==> flow/design.v <==
module top #(parameter WIDTH = 32)
(
	input				   clk,
	input				   rst,
	input 				   div_ready,
	input 				   div_datavalid_i,
	input 	   [WIDTH-1:0] div_dividend_i,
	input 	   [WIDTH-1:0] div_divisor_i,
	output reg 		 	   div_doing_o,
	output reg 		 	   div_qrvalid_o,
	output reg [WIDTH-1:0] div_quotient_o,
	output reg [WIDTH-1:0] div_remainder_o
);
reg [2*WIDTH  :0] div_remainder_r 	[WIDTH-1:0];
reg [2*WIDTH-1:0] div_divisor_r   	[WIDTH-1:0];
reg [  WIDTH-1:0] div_quotient_r  	[WIDTH-1:0];
reg               div_data_valid_r 	[WIDTH-1:0];
reg 		 	  div_qrvalid_r;
reg [WIDTH-1:0]   div_quotiento_r;
reg [WIDTH-1:0]   div_remaindero_r;
always @(posedge clk) begin
    if (rst) begin
    	div_doing_o <= 1'b0;
    end
    else if (div_qrvalid_o) begin
      	div_doing_o <= 1'b0;
    end
    else if(div_datavalid_i) begin
      	div_doing_o <= 1'b1;
    end
end
always @(posedge clk ) begin
	if (rst) begin
    	div_quotient_o 	<= 1'b0;
		div_remainder_o	<= 0;
		div_qrvalid_o	<=0;
    end
	else if (div_ready)begin
		div_quotient_o 	<= 1'b0;
		div_remainder_o	<= 0;
		div_qrvalid_o	<=0;
	end
	else if(div_qrvalid_r)begin
		div_quotient_o 	<= div_quotiento_r;
		div_remainder_o	<= div_remaindero_r;
		div_qrvalid_o	<= div_qrvalid_r;
	end
end
genvar div_m_var;
always @ (posedge clk ) begin
	if (rst) begin
		div_remainder_r	[0] <= {2*WIDTH+1{1'b0}};
		div_divisor_r  	[0] <= {2*WIDTH  {1'b0}};
		div_quotient_r 	[0] <= {  WIDTH  {1'b0}};
		div_data_valid_r[0] <=            1'b0  ;
	end else if (div_datavalid_i) begin
		if (|div_divisor_i) begin 
			div_remainder_r	[0] 	<= (div_dividend_i<<1) - (div_divisor_i<<WIDTH);
			div_divisor_r  	[0] 	<= div_divisor_i<<WIDTH;
			div_quotient_r 	[0] 	<= {  WIDTH  {1'b0}};
			div_data_valid_r[0] 	<=            1'b1  ;
		end else begin
			div_remainder_r	[0] 	<= {2*WIDTH+1{1'b0}};
			div_divisor_r  	[0] 	<= {2*WIDTH  {1'b0}};
			div_quotient_r 	[0] 	<= {  WIDTH  {1'b0}};
			div_data_valid_r[0] 	<=            1'b0  ;
		end
	end else begin
		div_remainder_r	[0]		<= {2*WIDTH+1{1'b0}};
		div_divisor_r  	[0]		<= {2*WIDTH  {1'b0}};
		div_quotient_r 	[0]		<= {  WIDTH  {1'b0}};
		div_data_valid_r[0]		<=            1'b0  ;
	end
end
generate
for (div_m_var=1;div_m_var<WIDTH;div_m_var=div_m_var+1) begin: calculate_cycle
	always @ (posedge clk ) begin
		if (rst) begin
			div_remainder_r[div_m_var] 	<= {2*WIDTH+1{1'b0}};
			div_divisor_r  [div_m_var] 	<= {2*WIDTH  {1'b0}};
			div_quotient_r [div_m_var] 	<= {  WIDTH  {1'b0}};
			div_data_valid_r[div_m_var] <=            1'b0  ;
		end else if (div_data_valid_r[div_m_var-1]) begin
			if (div_remainder_r[div_m_var-1][2*WIDTH]) begin 
				div_remainder_r[div_m_var] <= ((div_remainder_r[div_m_var-1]+div_divisor_r[div_m_var-1])<<1) - div_divisor_r[div_m_var-1];
				div_divisor_r  [div_m_var] <= div_divisor_r  [div_m_var-1];
				div_quotient_r [div_m_var] <= div_quotient_r [div_m_var-1]<<1 ;
				div_data_valid_r[div_m_var] <= div_data_valid_r[div_m_var-1];
			end else begin 
				div_remainder_r[div_m_var] <= (div_remainder_r[div_m_var-1]<<1) - div_divisor_r[div_m_var-1];
				div_divisor_r  [div_m_var] <= div_divisor_r  [div_m_var-1];
				div_quotient_r [div_m_var] <= (div_quotient_r [div_m_var-1]<<1) + 1'b1;
				div_data_valid_r[div_m_var] <= div_data_valid_r[div_m_var-1];
			end
		end else begin
			div_remainder_r[div_m_var] <= div_remainder_r[div_m_var-1];
			div_divisor_r  [div_m_var] <= div_divisor_r  [div_m_var-1];
			div_quotient_r [div_m_var] <= div_quotient_r [div_m_var-1];
			div_data_valid_r[div_m_var] <= div_data_valid_r[div_m_var-1];
		end
	end
end
endgenerate
always @ (posedge clk ) begin
	if (rst) begin
		div_remaindero_r <= {WIDTH{1'b0}};
		div_remaindero_r  <= {WIDTH{1'b0}};
		div_qrvalid_r  <=        1'b0  ;
	end else if (div_data_valid_r[WIDTH-1]) begin
		if (div_remainder_r[WIDTH-1][2*WIDTH]) begin
			div_remaindero_r <= (div_remainder_r[WIDTH-1]+div_divisor_r[WIDTH-1])>>WIDTH;
			div_quotiento_r  <= div_quotient_r [WIDTH-1]<<1;
			div_qrvalid_r  <= div_data_valid_r[WIDTH-1];
		end else begin
			div_remaindero_r <= div_remainder_r[WIDTH-1]>>WIDTH;
			div_quotiento_r  <= (div_quotient_r [WIDTH-1]<<1) + 1'b1;
			div_qrvalid_r  <= div_data_valid_r[WIDTH-1];
		end
	end else begin
			div_qrvalid_r  <= div_data_valid_r[WIDTH-1];
	end
end
endmodule
Tool chain data of top
The steps from the RTL of top to its reports follow in flow order.
Line numbers count from 1 in the design file above.
Operators: Yosys type, input widths -> output width; for muxes data width and select width s.
Library cell names are shortened.
{"block": "setup", "top_module": "top", "clock_port": "clk", "library": "sky130hd", "lib_corner": "tt_025C_1v80"}

Word level
Counts by Yosys on the flattened word-level netlist (proc, flatten, opt, wreduce). Print and check cells are left out. Cells with the same type and inputs are merged into one.
{"block": "bits", "ff_bits": 4198, "wordCells": 398}
{"block": "op_classes", "n_reduce_logical": 7, "mux": 126, "bitwise": 4, "add_sub_neg": 126}
{"block": "ops", "op": "$sub 65x64->65", "count": 62}
{"block": "ops", "op": "$mux 65", "count": 62}
{"block": "ops", "op": "$add 64x64->64", "count": 32}
{"block": "ops", "op": "$mux 31", "count": 58}
{"block": "ops", "op": "$add 31x1->31 const B", "count": 29}
{"block": "ops", "op": "$sub 33x64->65", "count": 1}
{"block": "ops", "op": "$mux 32", "count": 2}
{"block": "ops", "op": "$add 32x1->32 const B", "count": 1}
{"block": "ops", "op": "$reduce_or 32->1", "count": 1}
{"block": "ops", "op": "$reduce_or 2->1", "count": 4}
{"block": "ops", "op": "$mux 3", "count": 2}
{"block": "ops", "op": "$not 1->1", "count": 4}
{"block": "ops", "op": "$add 2x1->3 const B", "count": 1}
{"block": "ops", "op": "$reduce_or 3->1", "count": 1}
{"block": "ops", "op": "$reduce_and 2->1", "count": 1}
{"block": "ops", "op": "$mux 1", "count": 2}

Logic depth
Longest topological path by Yosys (ltp), each cell counted once; first at word level (registers and memories cut), then after technology mapping (sequential cells cut; the memories' decode and read muxes count).
{"block": "logic_depth", "depth_word": 4, "abc_area": 0, "mapped_depth": 29}

Mapped cells and area
Source: synth_stat.txt of the flow (Yosys; design flattened, memories mapped). It holds for the ABC_AREA given above (unset counts as 0); a run with the other value may have another netlist.
{"block": "types", "cell": "dfxtp_1", "count": 3203, "type_area_um2": 6.41E+04}
{"block": "types", "cell": "ha_1", "count": 1986, "type_area_um2": 2.48E+04}
{"block": "types", "cell": "mux2i_1", "count": 1671, "type_area_um2": 1.67E+04}
{"block": "types", "cell": "nor2_1", "count": 3878, "type_area_um2": 1.46E+04}
{"block": "types", "cell": "xnor2_1", "count": 1128, "type_area_um2": 9.88E+03}
{"block": "types", "cell": "mux2_2", "count": 773, "type_area_um2": 8.7E+03}
{"block": "types", "cell": "a21oi_1", "count": 1694, "type_area_um2": 8.48E+03}
{"block": "types", "cell": "a21o_1", "count": 1041, "type_area_um2": 7.81E+03}
{"block": "types", "cell": "inv_1", "count": 1641, "type_area_um2": 6.16E+03}
{"block": "types", "cell": "xor2_1", "count": 511, "type_area_um2": 4.48E+03}
{"block": "types", "cell": "o21ai_0", "count": 808, "type_area_um2": 4.04E+03}
{"block": "types", "cell": "nand2_1", "count": 1012, "type_area_um2": 3.8E+03}
{"block": "types", "cell": "clkbuf_1", "count": 708, "type_area_um2": 2.66E+03}
{"block": "types", "cell": "nor2b_1", "count": 325, "type_area_um2": 2033.2}
{"block": "types", "cell": "a211oi_1", "count": 259, "type_area_um2": 1.94E+03}
{"block": "types", "cell": "o21bai_1", "count": 257, "type_area_um2": 1929.35}
{"block": "types", "cell": "nand3_1", "count": 349, "type_area_um2": 1.75E+03}
{"block": "types", "cell": "nand2b_1", "count": 276, "type_area_um2": 1.73E+03}
Other cell types: 82; their cells: 3008.
{"block": "mapped", "seqArea_um2": 65082.4, "area_um2": 208472.4, "flip_flops": 3235, "stdcells": 24528}

Path before layout
Source: OpenSTA report_checks on the synthesized netlist (no wires, ideal clock, input and output delay 20% of the period each), path of least setup slack; recovery checks are left aside. Register names are those of the netlist, which keeps one name where synthesis merged equal registers.
{"block": "synth_timing", "path_type": "register -> register", "from": "register div_remainder_r[1][32]", "to": "register div_remainder_r[2][64]", "t_arrival_ns": 5.403, "driving_pins": 26, "tclk_ns": 7.5, "launch_ns": 0.000, "setup_slack_ns": 1.978, "path_delay_ns": 5.523, "setup_ns": 0.120, "synth_period_reached_ns": 5.522}
"path_delay_ns" = arrival - input delay + setup time.
"driving_pins": output pins that drive a net of the path, with the launching flip-flop's if there is one; two outputs of one cell count as two.
"synth_period_reached_ns" is the clock period less the worst setup slack; recovery checks do not enter. This is arithmetic on one report: input and output delays are still those of the set period (20% each).
Between the ends stands the longest chain of elaborated cells between them, by number of cells; it is not shown to be the way that was timed. Of several equally long chains one is given.
A line is the first line of the expression or statement that the cell stems from. Yosys adds cells for indexed reads and writes and turns some case tables into memories.
At most two assigning lines are given for a register; there are more.
{"block": "synth_between", "path_cell_list": "dfxtp_1 ha_1 inv_1 fa_1 nor2b_1 o21a_1 o21ai_0 a31oi_1 a31oi_1 o31a_1 a2bb2oi_1 a21oi_1 a31oi_1 o21ai_0 xnor2_1 mux2_2 ha_1 and4_1 and2_1 o21ai_0 o21ai_1 or4b_1 a31oi_1 xnor2_1 and3_1 o31a_1", "elab_chain_cells": 4, "cone_cells": 5}
{"block": "synth_lines", "item": "start: declaration", "line_no": 14, "rtl": "reg [2*WIDTH :0] div_remainder_r [WIDTH-1:0];"}
{"block": "synth_lines", "item": "start: assignment", "line_no": 85, "rtl": "div_remainder_r[div_m_var] <= ((div_remainder_r[div_m_var-1]+div_divisor_r[div_m_var-1])<<1) - div_divisor_r[d ..."}
{"block": "synth_lines", "item": "start: assignment", "line_no": 90, "rtl": "div_remainder_r[div_m_var] <= (div_remainder_r[div_m_var-1]<<1) - div_divisor_r[div_m_var-1];"}
{"block": "synth_lines", "item": "$add 64x64->64", "line_no": 85}
{"block": "synth_lines", "item": "$sub 65x64->65", "line_no": 85}
{"block": "synth_lines", "item": "$mux 65", "line_no": 84, "rtl": "if (div_remainder_r[div_m_var-1][2*WIDTH]) begin"}
{"block": "synth_lines", "item": "$mux 65", "line_no": 83, "rtl": "end else if (div_data_valid_r[div_m_var-1]) begin"}
{"block": "synth_lines", "item": "end: assignment", "line_no": 85}
{"block": "synth_lines", "item": "end: assignment", "line_no": 90}
{"block": "synth_lines", "item": "end: declaration", "line_no": 14}

Timing after layout
From the final timing report of run 1: the path of least setup slack in the routed layout; clock arrival at registers is part of the times.
{"block": "layout_timing", "path_type": "register -> register", "from": "register div_divisor_r[9][32]", "to": "register div_remainder_r[10][64]", "driving_pins": 29, "tclk_ns": 7.5, "setup_ns": 0.12, "launch_ns": 1.01, "t_arrival_ns": 7.95, "setup_slack_ns": 0.45}
Between the ends stands the longest chain of elaborated cells between them, by number of cells; it is not shown to be the way that was timed. Of several equally long chains one is given.
At most two assigning lines are given for a register; there are more.
{"block": "layout_between", "path_cell_list": "dfxtp_1 ha_1 inv_1 fa_1 nor2b_1 o21a_1 o21ai_0 a31oi_1 nor2_1 o21ai_1 a21o_1 a21oi_1 o21a_1 o21ai_0 xor2_1 mux2_2 ha_1 a21oi_1 o21ai_0 a221oi_1 and3b_1 o31a_1 nor3_1 a311o_1 a31o_2 a21oi_1 xor2_1 or2_2 a31oi_1", "elab_chain_cells": 4, "cone_cells": 5}
{"block": "layout_lines", "item": "start: declaration", "line_no": 15, "rtl": "reg [2*WIDTH-1:0] div_divisor_r [WIDTH-1:0];"}
{"block": "layout_lines", "item": "start: assignment", "line_no": 86, "rtl": "div_divisor_r [div_m_var] <= div_divisor_r [div_m_var-1];"}
{"block": "layout_lines", "item": "start: assignment", "line_no": 91, "rtl": "div_divisor_r [div_m_var] <= div_divisor_r [div_m_var-1];"}
{"block": "layout_lines", "item": "$add 64x64->64", "line_no": 85, "rtl": "div_remainder_r[div_m_var] <= ((div_remainder_r[div_m_var-1]+div_divisor_r[div_m_var-1])<<1) - div_divisor_r[d ..."}
{"block": "layout_lines", "item": "$sub 65x64->65", "line_no": 85}
{"block": "layout_lines", "item": "$mux 65", "line_no": 84, "rtl": "if (div_remainder_r[div_m_var-1][2*WIDTH]) begin"}
{"block": "layout_lines", "item": "$mux 65", "line_no": 83, "rtl": "end else if (div_data_valid_r[div_m_var-1]) begin"}
{"block": "layout_lines", "item": "end: assignment", "line_no": 85}
{"block": "layout_lines", "item": "end: assignment", "line_no": 90, "rtl": "div_remainder_r[div_m_var] <= (div_remainder_r[div_m_var-1]<<1) - div_divisor_r[div_m_var-1];"}
{"block": "layout_lines", "item": "end: declaration", "line_no": 14, "rtl": "reg [2*WIDTH :0] div_remainder_r [WIDTH-1:0];"}

# Flow runs of top

Stored flow runs of top (3 of them; Yosys, OpenROAD, sky130hd). They differ in their settings and are not a sequence. Constraints: input delay and output delay 20% of the set period each, output load 0.01 pF.
"worstPathTime_ns" is the time allowed to the run's worst setup path (the clock period less input and output delay, where it has them) less its slack. Clock arrival times count: a late capture clock shortens it, a late launch clock lengthens it.
By "final_power_uw" is meant OpenSTA's value without simulated activity: inputs other than the clock are taken to toggle once in ten clock periods, and the tool carries that through the logic.

{"run": "run 1", "settings": { "CELL_PAD_IN_SITES_DETAIL_PLACEMENT": 1, "GPL_TIMING_DRIVEN": 0, "MAX_ROUTING_LAYER": "met4", "SLEW_MARGIN": 35, "period_ns": 7.5, "CAP_MARGIN": 20, "CORE_MARGIN": 2, "CORE_UTILIZATION": 40 }, "results": { "ys_area_um2": 208472.4, "design_die_area_um2": 526974.0, "post_route_util_frac": 0.448, "setup_worst_slack_ns": 0.452, "final_hold_ws_ns": 0.353, "final_power_uw": 40745, "worstPathTime_ns": 7.05, "worst_path_kind": "register -> register" }}
{"run": "run 2", "settings": { "ABC_AREA": 1, "CELL_PAD_IN_SITES_DETAIL_PLACEMENT": 2, "CORE_ASPECT_RATIO": 1.66, "CTS_CLUSTER_DIAMETER": 245, "GPL_TIMING_DRIVEN": 0, "MAX_ROUTING_LAYER": "met5", "PLACE_DENSITY_LB_ADDON": 0.21, "SLEW_MARGIN": 35, "period_ns": 7.5, "CAP_MARGIN": 20, "CORE_MARGIN": 2, "CORE_UTILIZATION": 40 }, "outcome": "not finished: routing ended with error GRT-0116"}
{"run": "run 3", "settings": { "ABC_AREA": 1, "CORE_ASPECT_RATIO": 1.37, "CORE_UTILIZATION": 21, "GPL_ROUTABILITY_DRIVEN": 0, "MIN_ROUTING_LAYER": "met1", "PLACE_DENSITY_LB_ADDON": 0.16, "SLEW_MARGIN": 0, "period_ns": 7.75, "CAP_MARGIN": 20, "CORE_MARGIN": 2 }, "results": { "ys_area_um2": 233958.1, "design_die_area_um2": 1122650.0, "post_route_util_frac": 0.239, "setup_worst_slack_ns": 2.627, "final_hold_ws_ns": 0.349, "final_power_uw": 40088, "worstPathTime_ns": 5.12, "worst_path_kind": "register -> register" }}
